==> flow/design.v <==
`timescale 1ns / 1ps
module compl_mul(
   input logic clk_i, 
   input logic srst_i,
   input logic signed [17:0]data_a_i_i,   
   input logic signed [17:0]data_a_q_i,   
   input logic signed [17:0]data_b_i_i,   
   input logic signed [17:0]data_b_q_i,   
   output  logic signed  [36:0]data_i_o,    
   output  logic signed [36:0]data_q_o     
   );
   logic signed [35:0] prod_ii, prod_iq, prod_qi, prod_qq;
   assign prod_ii = data_a_i_i * data_b_i_i;
   assign prod_qq = data_a_q_i * data_b_q_i;
   assign prod_iq = data_a_i_i * data_b_q_i;
   assign prod_qi = data_a_q_i * data_b_i_i;
   always_ff@(posedge clk_i) begin
       if(srst_i)begin
           data_i_o<=0;
           data_q_o<=0;
       end
       else begin
           data_i_o<=prod_ii-prod_qq;
           data_q_o<=prod_iq+prod_qi;
       end
   end
endmodule
From RTL to reports: compl_mul. Tool output for the design above before and after an edit, in the order of the flow. "original" refers to lines of the RTL above, "edited" to lines of the edited file. "difference": "edited" minus "original" as printed here. "rel. change": 100 x difference / "original". Cell names lack the library's common part. Not given: n/a

Design top: compl_mul. Clock input: clk_i. Library: sky130hd. Library corner: tt_025C_1v80.

Diff. Unified diff, file above to edited file. The edited RTL no longer does the same as the RTL above: the edit was made by script, with no optimisation intended.

```diff
@@ -17,11 +17,10 @@
    always_ff@(posedge clk_i) begin
        if(srst_i)begin
-           data_i_o<=0;
            data_q_o<=0;
        end
        else begin
-           data_i_o<=prod_ii-prod_qq;
            data_q_o<=prod_iq+prod_qi;
        end
    end
+   always_comb data_i_o = prod_ii-prod_qq;
 endmodule
```

Word level. Yosys after proc, flatten, opt, wreduce and memory -nomap, before mapping. Enables and synchronous resets that opt folds into registers are not counted as muxes. Memory bits, and registers merged into a memory's read port (data or address), are not among the register bits. Print and check cells are not counted. Equal cells are merged and count once.

Bit counts: bits in registers (original 74, edited 37, difference -37, rel. change -50.00%); bits of input ports (original 74, edited 74, difference 0, rel. change 0.00%); output and inout bits (original 74, edited 74, difference 0, rel. change 0.00%); elaborated cells (original 8, edited 7, difference -1, rel. change -12.50%).

Cells by class: $add $sub $neg (original 2, edited 2, difference 0, rel. change 0.00%); $mul (original 4, edited 4, difference 0, rel. change 0.00%).

Operators by type and width: multiplier 18 x 18 -> 36 bit (original 4, edited 4, difference 0, rel. change 0.00%); adder 36 x 36 -> 37 bit (original 1, edited 1, difference 0, rel. change 0.00%); subtractor 36 x 36 -> 37 bit (original 1, edited 1, difference 0, rel. change 0.00%).

Longest topological paths. Yosys ltp: most cells in a row. Word level: on the elaborated netlist, between registers, memories and ports. Mapped: between sequential cells and ports; inverters and the memories' decode and read muxes count.

Logic depth: word-level depth (original 2, edited 2, difference 0, rel. change 0.00%); ABC_AREA (original 0, edited 0); depth in mapped cells (original 30, edited 29, difference -1, rel. change -3.33%); mapped depth without buffers (original 28, edited 27, difference -1, rel. change -3.57%).

Mapped cells and area. The flow's flattened synthesis, as Yosys stat reports it; memories are mapped. The netlist is that of the ABC_AREA named above (0 if unset); the other value can give another one.

Cells by type: dfxtp_1 (original 74, edited 37, difference -37, rel. change -50.00%); inv_1 (original 1493, edited 1516, difference +23, rel. change +1.54%); nand2_1 (original 700, edited 711, difference +11, rel. change +1.57%); a21o_1 (original 30, edited 21, difference -9, rel. change -30.00%); and2_1 (original 559, edited 551, difference -8, rel. change -1.43%); nor2_1 (original 122, edited 114, difference -8, rel. change -6.56%); clkbuf_1 (original 279, edited 275, difference -4, rel. change -1.43%); a21oi_1 (original 53, edited 57, difference +4, rel. change +7.55%); o211ai_1 (original 2, edited 6, difference +4, rel. change +200.00%); xnor2_1 (original 70, edited 73, difference +3, rel. change +4.29%); nand3_1 (original 13, edited 16, difference +3, rel. change +23.08%); buf_1 (original 2, edited 5, difference +3, rel. change +150.00%); nand4_1 (original 2, edited 5, difference +3, rel. change +150.00%); nor4_1 (original 0, edited 3, difference +3); o21ai_0 (original 32, edited 30, difference -2, rel. change -6.25%); nor3b_1 (original 5, edited 3, difference -2, rel. change -40.00%); a211o_1 (original 3, edited 1, difference -2, rel. change -66.67%); a21boi_0 (original 3, edited 1, difference -2, rel. change -66.67%).

Not every row of either side is listed.

Mapped netlist: standard cells after synthesis (original 5407, edited 5386, difference -21, rel. change -0.39%); synthesis area (µm²) (original 50933.8, edited 50209.4, difference -724.4, rel. change -1.42%); sequential part of the area (µm²) (original 1481.4, edited 740.7, difference -740.7, rel. change -50.00%); flip-flops (original 74, edited 37, difference -37, rel. change -50.00%); buffer cells (original 281, edited 280, difference -1, rel. change -0.36%).

Path before layout. Path of least setup slack by OpenSTA after synthesis, without wires, with an ideal clock, recovery checks aside; 20% of the period is set as input and as output delay. Where synthesis merged equal registers, the netlist keeps one of their names.

Timing post-synthesis: path kind (original input to register, edited input to output); start point (original in data_a_q_i[17], edited in data_a_i_i[17]); end point (original reg data_q_o[33], edited out data_i_o[36]); period (ns) (original 16.0, edited 16.0, difference 0.0, rel. change 0.00%); external input delay (ns) (original 3.200, edited 3.200, difference 0.000, rel. change 0.00%); library setup time (ns) (original 0.128); arrival (ns) (original 10.177, edited 10.415, difference +0.238, rel. change +2.34%); required time (ns) (original 15.872, edited 12.800, difference -3.072, rel. change -19.35%); path slack (ns) (original 5.696, edited 2.385, difference -3.311); delay of the path (ns) (original 7.105, edited 7.215, difference +0.110, rel. change +1.55%); stages (original 24, edited 26, difference +2, rel. change +8.33%); synthesis period reached (ns) (original 10.304, edited 13.615, difference +3.311, rel. change +32.13%).

"delay of the path" is the arrival time less input delay plus setup time. A path that ends at an output port has no setup time. "stages": output pins that drive a net of the path, with the launching flip-flop's if there is one; two outputs of one cell count as two. "synthesis period reached" = period - worst setup slack (recovery checks aside). The figure is calculated, with input and output delays left at 20% of the set period. The rows between start and end are the longest chain of elaborated cells between them; the timing report does not say that the signal goes this way. Where chains are equally long, one stands for them. A line is the first line of the expression or statement that the cell stems from. Yosys adds cells for indexed reads and writes and turns some case tables into memories.

Between the ends, post-synthesis, original:
Cells stage by stage: clkbuf_1 -> clkbuf_1 -> nand2_1 -> fa_1 -> fa_1 -> inv_1 -> fa_1 -> fa_1 -> fa_1 -> fa_1 -> fa_1 -> inv_1 -> fa_1 -> inv_1 -> ha_1 -> o21ai_0 -> nand2b_1 -> o41a_1 -> a221o_1 -> a41oi_4 -> o211ai_2 -> o31ai_2 -> xor2_1 -> nor2_1. Length of the longest elaborated chain: 2.

Ends and longest elaborated chain, post-synthesis, original: start: declaration (RTL line 6) `input logic signed [17:0]data_a_q_i,`; multiplier 18 x 18 -> 36 bit (RTL line 16) `assign prod_qi = data_a_q_i * data_b_i_i;`; adder 36 x 36 -> 37 bit (RTL line 24) `data_q_o<=prod_iq+prod_qi;`; end: assignment (RTL line 20) `data_q_o<=0;`; end: assignment (RTL line 24); end: declaration (RTL line 10) `output  logic signed [36:0]data_q_o`.

Between the ends, post-synthesis, edited:
Cells stage by stage: clkbuf_1 -> clkbuf_1 -> nand2_1 -> inv_1 -> fa_1 -> fa_1 -> inv_1 -> fa_1 -> fa_1 -> inv_1 -> fa_1 -> inv_1 -> fa_1 -> fa_1 -> fa_1 -> inv_1 -> ha_1 -> a21o_1 -> a21o_1 -> a2111oi_2 -> o31a_1 -> nand2_1 -> o21bai_1 -> a31oi_1 -> mux2i_1 -> nand4_1. Length of the longest elaborated chain: 2.

Ends and longest elaborated chain, post-synthesis, edited: start: declaration (RTL line 5) `input logic signed [17:0]data_a_i_i,`; multiplier 18 x 18 -> 36 bit (RTL line 13) `assign prod_ii = data_a_i_i * data_b_i_i;`; subtractor 36 x 36 -> 37 bit (RTL line 25) `always_comb data_i_o = prod_ii-prod_qq;`; end: declaration (RTL line 9) `output  logic signed  [36:0]data_i_o,`.

Worst path after layout. From the final timing report of the runs of set A: the path of least setup slack in the routed layout; clock arrival at registers is part of the times.

Timing post-layout: path kind (original input to register, edited input to output); start point (original in data_b_q_i[1], edited in data_b_q_i[1]); end point (original reg data_i_o[35], edited out data_i_o[35]); period (ns) (original 16.0, edited 16.0, difference 0.0, rel. change 0.00%); external input delay (ns) (original 3.20, edited 3.20, difference 0.00, rel. change 0.00%); library setup time (ns) (original 0.12); arrival (ns) (original 11.92, edited 12.22, difference +0.30, rel. change +2.52%); required time (ns) (original 16.31, edited 12.80, difference -3.51, rel. change -21.52%); path slack (ns) (original 4.38, edited 0.58, difference -3.80); stages (original 24, edited 27, difference +3, rel. change +12.50%).

The rows between start and end are the longest chain of elaborated cells between them; the timing report does not say that the signal goes this way. Where chains are equally long, one stands for them.

Between the ends, post-layout, original:
Cells stage by stage: clkdlybuf4s50_1 -> nand2_1 -> fa_1 -> fa_1 -> inv_1 -> fa_1 -> inv_1 -> fa_1 -> fa_1 -> fa_1 -> fa_1 -> inv_1 -> fa_1 -> inv_1 -> ha_1 -> o211ai_1 -> a21boi_0 -> o32ai_1 -> a21oi_2 -> a21oi_1 -> o21a_1 -> o41ai_1 -> xnor2_1 -> nor2_1. Length of the longest elaborated chain: 2.

Ends and longest elaborated chain, post-layout, original: start: declaration (RTL line 8) `input logic signed [17:0]data_b_q_i,`; multiplier 18 x 18 -> 36 bit (RTL line 14) `assign prod_qq = data_a_q_i * data_b_q_i;`; subtractor 36 x 36 -> 37 bit (RTL line 23) `data_i_o<=prod_ii-prod_qq;`; end: assignment (RTL line 19) `data_i_o<=0;`; end: assignment (RTL line 23); end: declaration (RTL line 9) `output  logic signed  [36:0]data_i_o,`.

Between the ends, post-layout, edited:
Cells stage by stage: clkdlybuf4s50_1 -> nand2_1 -> inv_1 -> fa_1 -> inv_1 -> fa_1 -> inv_1 -> fa_1 -> inv_1 -> fa_1 -> fa_1 -> fa_1 -> fa_1 -> inv_1 -> fa_1 -> inv_1 -> ha_1 -> a21oi_1 -> a21boi_0 -> nor2_1 -> o21ai_0 -> a22oi_2 -> nor4_1 -> a2111o_1 -> a21oi_1 -> xnor2_1 -> clkdlybuf4s50_1. Length of the longest elaborated chain: 2.

Ends and longest elaborated chain, post-layout, edited: start: declaration (RTL line 8) `input logic signed [17:0]data_b_q_i,`; multiplier 18 x 18 -> 36 bit (RTL line 14) `assign prod_qq = data_a_q_i * data_b_q_i;`; subtractor 36 x 36 -> 37 bit (RTL line 25) `always_comb data_i_o = prod_ii-prod_qq;`; end: declaration (RTL line 9) `output  logic signed  [36:0]data_i_o,`.

Layout results. Both versions went through the flow (Yosys, OpenROAD) with the same settings in each pair. Constraints: input delay and output delay 20% of the set period each, output load 0.01 pF.

Settings, set A:
For CORE_UTILIZATION the number is 40. For period_ns the number is 16.0. The entry for CAP_MARGIN reads 20. The figure for CORE_MARGIN is 2. For SLEW_MARGIN the number is 20.

Final reports, set A: Yosys chip area after synthesis (µm²) (original 50933.8, edited 50209.4, difference -724.4, rel. change -1.42%); total die area (µm²) (original 130206.0, edited 128372.0, difference -1834.0, rel. change -1.41%); standard-cell area of the final layout (µm²) (original 54289.6, edited 53736.5, difference -553.1, rel. change -1.02%); worst slack on setup checks (ns) (original 4.385, edited 0.581, difference -3.804); setup TNS (ns) (original 0.000, edited 0.000, difference 0.000); smallest hold slack (ns) (original 3.163, edited 3.450, difference +0.287); achieved clock period (ns) (original 11.615, edited 15.419, difference +3.804, rel. change +32.75%).

Settings, set B:
For CORE_UTILIZATION the number is 41. For CTS_CLUSTER_DIAMETER the number is 69. GPL_ROUTABILITY_DRIVEN: 1. The entry for GPL_TIMING_DRIVEN reads 0. MIN_ROUTING_LAYER: met1. The figure for PLACE_DENSITY_LB_ADDON is 0.06. The figure for SETUP_SLACK_MARGIN is 1.47. For period_ns the number is 19.7. The entry for CAP_MARGIN reads 20. The figure for CORE_MARGIN is 2. For SLEW_MARGIN the number is 20.

Final reports, set B: Yosys chip area after synthesis (µm²) (original 50933.8, edited 50209.4, difference -724.4, rel. change -1.42%); total die area (µm²) (original 127064.0, edited 125277.0, difference -1787.0, rel. change -1.41%); standard-cell area of the final layout (µm²) (original 54652.4, edited 53557.6, difference -1094.8, rel. change -2.00%); worst slack on setup checks (ns) (original 6.250, edited 2.177, difference -4.073); setup TNS (ns) (original 0.000, edited 0.000, difference 0.000); smallest hold slack (ns) (original 4.141, edited 4.393, difference +0.252); achieved clock period (ns) (original 13.450, edited 17.523, difference +4.073, rel. change +30.28%).

"achieved clock period" is the run's clock period less its worst setup slack. It is reckoned from that one timing run; input and output delays stay at 20% of the period that was set.
